==> flow/design.v <==
module ALU (
    input Clk,
    input Reset,
    input [7:0] operand_A, operand_B,
    input [3:0] Sel,
    output [7:0] Out,
    output [3:0] Flag);
    reg [7:0] Result;
    reg [3:0] FlagCpy;
    reg [7:0] nResult;
    reg [3:0] nFlag;
    reg [8:0] extendResult;
    reg [15:0] extendResult1;
    assign Out = Result;
    assign Flag = FlagCpy;
    always @(*)
    begin
        nResult = Result;
        nFlag = FlagCpy;
        extendResult = 9'd0;
        extendResult1 = 16'd0;
        case(Sel)
            4'h0:
                begin
                    extendResult = operand_A + operand_B;
                    if(extendResult >> 8 == 1)
                        nFlag = nFlag | 4'b0010;
                    else
                        nResult = extendResult[7:0];
                end
            4'h1:
                begin
                    if(operand_A < operand_B)
                        nFlag = nFlag | 4'b1000;
                    else
                        nResult = operand_A - operand_B;
                end
            4'h2:
                begin
                    extendResult1 = operand_A * operand_B;
                    if(extendResult1 >> 8 != 0)
                        nFlag = nFlag | 4'b0100;
                    else
                        nResult = operand_A * operand_B;
                    if(nResult == 0)
                        nFlag = nFlag | 4'b0001;
                end
            4'h3:
                begin
                    if(operand_A < operand_B)
                        nFlag = nFlag | 4'b1000;
                    else if(operand_B == 0)
                        nResult = 8'hFF;
                    else
                        nResult = operand_A / operand_B;
                    if(nResult == 0)
                        nFlag = nFlag | 4'b0001;
                end
            4'h4:
                begin
                extendResult1 = operand_A << operand_B;
                if(operand_B > 8 || (operand_A==1&&operand_B==8))
                    nFlag = nFlag | 4'b0010;
                else
                    begin
                    extendResult1 = operand_A << operand_B;
                    if(extendResult1 << 8 != 0)
                        nFlag = nFlag | 4'b0010;
                    else
                        nResult = operand_A << operand_B;
                    end
                if(nResult == 0)
                    nFlag = nFlag | 4'b0001;
                end
            4'h5:
                begin
                nResult = operand_A >> operand_B;
                if(nResult == 0)
                    nFlag = nFlag | 4'b0001;
                if(operand_B > 8 || (operand_B == 8 && operand_A==1) || (operand_B==7&&(operand_A == 2 || operand_A==3)) || operand_B==6&&(operand_A<=7&&operand_A>=4) || operand_B==5&&(operand_A<=15&&operand_A>=8) || operand_B==4&&(operand_A<=31&&operand_A>=16))
                    nFlag = nFlag | 4'b1000;
                end
            4'h6:
                begin
                nResult = operand_A & operand_B;
                if(nResult == 0)
                    nFlag = nFlag | 1;
                end
            4'h7:
                begin
                nResult = operand_A | operand_B;
                if(nResult == 0)
                    nFlag = nFlag | 1;
                end
            4'h8:
                begin
                nResult = operand_A ^ operand_B;
                if(nResult == 0)
                    nFlag = nFlag | 1;
                end
            4'h9:
                begin
                nResult = ~(operand_A ^ operand_B);
                if(nResult == 0)
                    nFlag = nFlag | 1;
                end
            4'hA:
                begin
                nResult = ~(operand_A & operand_B);
                if(nResult == 0)
                    nFlag = nFlag | 1;
                end
            4'hB:
                begin
                nResult = ~(operand_A | operand_B);
                if(nResult == 0)
                    nFlag = nFlag | 1;
                end
            default:
                nResult = 8'h00;
        endcase
    end
    always @(posedge Clk, posedge Reset)
    begin
        if(Reset) begin
            Result <= 8'h00;
            FlagCpy <= 4'b0000;
        end else begin
            Result <= nResult;
            FlagCpy <= nFlag;
        end
    end
endmodule
Tool chain data of ALU
Tool output for the design above, in the order of the flow.
Lines are those of the file above, counted from 1.
Operators: Yosys type, input widths -> output width; for muxes data width and select width s.
Cell names lack the library's common part.
{ "design": {"top_module": "ALU", "clock": "Clk", "library": "sky130hd", "corner": "tt_025C_1v80"} }

Elaborated design
Yosys after proc, flatten, opt, wreduce and memory -nomap, before mapping. Memory bits, and registers merged into a memory's read port (data or address), are not among the register bits. Print and check cells are not counted.
{ "word_totals": {"ff_bits": 12, "wordCells": 129} }
{ "op_classes": {"shift": 3, "n_addsub": 2, "mul": 2, "eq_ne": 31, "cmp": 8, "n_logic": 13, "n_mux": 28, "reduce_logical": 36, "n_div": 1} }
{ "ops": {"columns": ["op", "n"], "rows": [
  ["$mul 8x8->16", 1],
  ["$pmux 8 s12", 1],
  ["$logic_not 8->1", 11],
  ["$mux 8", 10],
  ["$reduce_bool 32->1", 2],
  ["$div 8x8->8", 1],
  ["$mul 8x8->8", 1],
  ["$pmux 4 s12", 1],
  ["$eq 8x3->1 const B", 4],
  ["$ne 2x2->1 const B", 12],
  ["$not 8->8", 3],
  ["$eq 4x3->1 const B", 4],
  ["$eq 4x4->1 const B", 4],
  ["$eq 8x2->1 const B", 2],
  ["$shl 8x8->16", 1],
  ["$reduce_and 8->1", 2],
  ["$reduce_bool 11->1", 1],
  ["$reduce_and 10->1", 1],
  ["$mux 1", 10],
  ["$add 8x8->9", 1],
  ["$reduce_and 9->1", 1],
  ["$logic_and 1x1->1", 8],
  ["$eq 4x2->1 const B", 2],
  ["$eq 8x1->1 const B", 1],
  ["$ge 8x3->1 const B", 1],
  ["$le 8x3->1 const B", 1],
  ["$ge 8x4->1 const B", 1],
  ["$gt 8x4->1 const B", 1]
]} }
Not listed: further kinds 21, cells in them 35.

Logic depth
Longest topological path by Yosys (ltp), each cell counted once; first at word level (registers and memories cut), then after technology mapping (sequential cells cut; the memories' decode and read muxes count).
{ "logic_depth": {"word_depth": 9, "abc_area": 0, "depth_mapped": 55, "ltp_nobuf": 51} }

Netlist
Yosys stat after the flow's synthesis: flattened, memories mapped to cells. It holds for the ABC_AREA given above (unset counts as 0); a run with the other value may have another netlist.
The area totals of this step are shown rounded.
{ "types": {"columns": ["cell", "n", "type_area_um2"], "rows": [
  ["ha_1", 100, 1251.2],
  ["fa_1", 38, 760.73],
  ["nor2_1", 115, 431.664],
  ["inv_1", 81, 304.042],
  ["dfrtp_1", 12, 300.288],
  ["a21oi_1", 53, 265.254],
  ["nand2_1", 56, 210.202],
  ["nor3_1", 36, 180.173],
  ["o21ai_0", 35, 175.168],
  ["mux2i_1", 17, 170.163],
  ["xnor2_1", 16, 140.134],
  ["mux2_2", 12, 135.13],
  ["clkbuf_1", 34, 127.622],
  ["o21a_1", 15, 112.608],
  ["nand2b_1", 16, 100.096],
  ["a221o_1", 9, 90.086],
  ["xor2_1", 10, 87.584],
  ["a2111oi_4", 3, 82.579]
]} }
Other cell types: 69; their cells: 223.
{ "synth_totals": {"n_buf": 45, "synth_area_um2": 6590, "ffs": 12, "cell_count": 881} }

Timing after synthesis
Source: OpenSTA report_checks on the synthesized netlist (no wires, ideal clock, input and output delay 20% of the period each), path of least setup slack; recovery checks are left aside. Register names are those of the netlist, which keeps one name where synthesis merged equal registers.
{ "synth_timing": {"path_kind": "input-to-reg", "from": "input operand_B[0]", "to": "register Result[0]", "tclk_ps": 13500, "t_arrival_ps": 14030, "slack_ps": -656, "required_ps": 13374, "in_delay_ps": 2700, "path_stages": 51, "n_path_buf": 5, "delay_ps": 11456, "setup_ps": 126, "synth_period_reached_ps": 14156} }
"delay_ps" is the arrival time less input delay plus setup time.
"path_stages": output pins that drive a net of the path, with the launching flip-flop's if there is one; two outputs of one cell count as two.
"synth_period_reached_ps" = period - worst setup slack (recovery checks aside). The figure is calculated, with input and output delays left at 20% of the set period.
{ "synth_via": {"path_cell_list": "buf_6 clkbuf_1 buf_2 inv_1 ha_1 and4_1 nor2_1 ha_1 or4b_4 a2111oi_4 a221oi_2 ha_1 o21a_1 o21a_1 mux2i_1 ha_1 o21a_1 o21a_1 (+15 left out) nor3_1 a21o_1 ha_1 nor3_1 a211oi_1 and4_1 a2111oi_0 or2_2 clkbuf_1 mux2_2 ha_1 a21oi_1 nand3_1 o21ai_0 a21oi_1 a221oi_1 nor2_1 a221o_1"} }
{ "synth_rtl": {"columns": ["element", "line", "text"], "rows": [
  ["start, declared", 4, "input [7:0] operand_A, operand_B,"],
  ["end, assigned", 126, "Result <= 8'h00;"],
  ["end, assigned", 129, "Result <= nResult;"],
  ["end, declared", 8, "reg [7:0] Result;"]
]} }
Chain of elaborated cells between the ends: none given.

Worst path after layout
From the final timing report of run 1: the path of least setup slack in the routed layout; clock arrival at registers is part of the times.
The report prints the path's times to 10 ps; the period is as set.
{ "layout_timing": {"path_kind": "input-to-reg", "from": "input operand_B[0]", "to": "register Result[0]", "required_ps": 22010, "n_path_buf": 6, "path_stages": 53, "slack_ps": 2500, "in_delay_ps": 4380, "setup_ps": 120, "t_arrival_ps": 19520, "tclk_ps": 21900} }
{ "layout_via": {"path_cell_list": "clkdlybuf4s50_1 buf_6 clkbuf_1 buf_2 inv_1 ha_1 and4_1 nor2_1 ha_1 or4b_4 a2111oi_4 a221oi_2 ha_1 o21a_1 o21a_1 mux2i_1 ha_1 o21a_1 (+17 left out) nand2_1 o31ai_1 ha_1 nor3_1 a211oi_1 and4_1 a2111oi_0 or2_2 clkbuf_1 mux2_2 ha_1 a21oi_1 nand3_1 o21ai_0 a21oi_1 a221oi_1 nor2_1 a221o_1"} }
{ "layout_rtl": {"columns": ["element", "line", "text"], "rows": [
  ["start, declared", 4, "input [7:0] operand_A, operand_B,"],
  ["end, assigned", 126, "Result <= 8'h00;"],
  ["end, assigned", 129, "Result <= nResult;"],
  ["end, declared", 8, "reg [7:0] Result;"]
]} }
Chain of elaborated cells between the ends: none given.

Data sheet: physical implementation of ALU

Module ALU, platform sky130hd: 3 stored runs of the flow (Yosys, OpenROAD) with differing settings, in no particular order. Input and output delays are each 20% of the period that was set; the output load is 0.01 pF.
"achieved_clock_period_ps" means the clock period less the worst setup slack. The figure is calculated, with input and output delays left at 20% of the set period.
"worst_path_ps" is the time allowed to the run's worst setup path (the clock period less input and output delay, where it has them) less its slack. Clock arrival times count: a late capture clock shortens it, a late launch clock lengthens it.
"totalPower_w" is the tool's figure for a default switching activity; nothing was simulated.
"worst_path_ps" is known to 10 ps.
Measured values are rounded.

Run 1
==> flow/run.sh <==
#!/bin/bash
# the make line also repeats the synthesis and layout settings of config.mk as NAME=value (left out here)
make -C /OpenROAD-flow-scripts/flow DESIGN_CONFIG=/design/flow/config.mk WORK_HOME=/design/flow/orfs CLKGATE_MAP_FILE= finish
==> flow/config.mk <==
export PLATFORM = sky130hd
export DESIGN_NAME = ALU
export DESIGN_NICKNAME = ALU
export VERILOG_FILES = /design/flow/design.v
export SDC_FILE = /design/flow/constraint.sdc
export NUM_CORES = 4
export LEC_CHECK = 0
export CAP_MARGIN = 20
export CORE_MARGIN = 5
export CORE_UTILIZATION = 22
export CTS_CLUSTER_DIAMETER = 219
export CTS_CLUSTER_SIZE = 33
export GPL_TIMING_DRIVEN = 0
export SLEW_MARGIN = 10
export TNS_END_PERCENT = 25
==> flow/constraint.sdc <==
create_clock -name core_clock -period 21.9 [get_ports {Clk}]
set_input_delay 4.3800 -clock core_clock [delete_from_list [all_inputs] [get_ports {Clk}]]
set_output_delay 4.3800 -clock core_clock [all_outputs]
set_load 0.01 [all_outputs]

==> results of run 1, as JSON <==
{
  "worst_path_ps": 15020,
  "critical_path_kind": "input-to-reg",
  "finalCellArea_um2": 7480,
  "achieved_clock_period_ps": 19404,
  "finalUtil_pct": 25.3,
  "dieArea_um2": 33500,
  "setup_ws_ps": 2500,
  "synthesis_area_um2": 6590,
  "totalPower_w": 0.00038,
  "tns_setup_ps": 0,
  "hold_worst_slack_ps": 455
}

Run 2
==> flow/run.sh <==
#!/bin/bash
# the make line also repeats the synthesis and layout settings of config.mk as NAME=value (left out here)
make -C /OpenROAD-flow-scripts/flow DESIGN_CONFIG=/design/flow/config.mk WORK_HOME=/design/flow/orfs CLKGATE_MAP_FILE= finish
==> flow/config.mk <==
export PLATFORM = sky130hd
export DESIGN_NAME = ALU
export DESIGN_NICKNAME = ALU
export VERILOG_FILES = /design/flow/design.v
export SDC_FILE = /design/flow/constraint.sdc
export NUM_CORES = 4
export LEC_CHECK = 0
export CAP_MARGIN = 10
export CELL_PAD_IN_SITES_GLOBAL_PLACEMENT = 2
export CORE_MARGIN = 2
export CORE_UTILIZATION = 30
export CTS_CLUSTER_SIZE = 47
export GPL_ROUTABILITY_DRIVEN = 0
export GPL_TIMING_DRIVEN = 0
export MAX_ROUTING_LAYER = met4
export PLACE_DENSITY = 0.65
export SETUP_SLACK_MARGIN = 4.75
export SLEW_MARGIN = 25
export TNS_END_PERCENT = 20
==> flow/constraint.sdc <==
create_clock -name core_clock -period 17.0 [get_ports {Clk}]
set_input_delay 3.4000 -clock core_clock [delete_from_list [all_inputs] [get_ports {Clk}]]
set_output_delay 3.4000 -clock core_clock [all_outputs]
set_load 0.01 [all_outputs]

==> results of run 2, as JSON <==
{
  "worst_path_ps": 10250,
  "critical_path_kind": "input-to-reg",
  "finalCellArea_um2": 8230,
  "achieved_clock_period_ps": 13645,
  "finalUtil_pct": 38.0,
  "dieArea_um2": 23200,
  "setup_ws_ps": 3350,
  "synthesis_area_um2": 6590,
  "totalPower_w": 0.000547,
  "tns_setup_ps": 0,
  "hold_worst_slack_ps": 467
}

Run 3
==> flow/run.sh <==
#!/bin/bash
# the make line also repeats the synthesis and layout settings of config.mk as NAME=value (left out here)
make -C /OpenROAD-flow-scripts/flow DESIGN_CONFIG=/design/flow/config.mk WORK_HOME=/design/flow/orfs CLKGATE_MAP_FILE= finish
==> flow/config.mk <==
export PLATFORM = sky130hd
export DESIGN_NAME = ALU
export DESIGN_NICKNAME = ALU
export VERILOG_FILES = /design/flow/design.v
export SDC_FILE = /design/flow/constraint.sdc
export NUM_CORES = 4
export LEC_CHECK = 0
export CAP_MARGIN = 20
export CELL_PAD_IN_SITES_DETAIL_PLACEMENT = 2
export CORE_ASPECT_RATIO = 0.55
export CORE_MARGIN = 9
export CORE_UTILIZATION = 20
export GPL_TIMING_DRIVEN = 1
export MIN_ROUTING_LAYER = met1
export PLACE_DENSITY_LB_ADDON = 0.2
export SLEW_MARGIN = 20
export TNS_END_PERCENT = 30
==> flow/constraint.sdc <==
create_clock -name core_clock -period 14.1 [get_ports {Clk}]
set_input_delay 2.8200 -clock core_clock [delete_from_list [all_inputs] [get_ports {Clk}]]
set_output_delay 2.8200 -clock core_clock [all_outputs]
set_load 0.01 [all_outputs]

==> results of run 3, as JSON <==
{
  "worst_path_ps": 10640,
  "critical_path_kind": "input-to-reg",
  "finalCellArea_um2": 7860,
  "achieved_clock_period_ps": 13458,
  "finalUtil_pct": 24.6,
  "dieArea_um2": 40100,
  "setup_ws_ps": 642,
  "synthesis_area_um2": 6590,
  "totalPower_w": 0.000673,
  "tns_setup_ps": 0,
  "hold_worst_slack_ps": 470
}
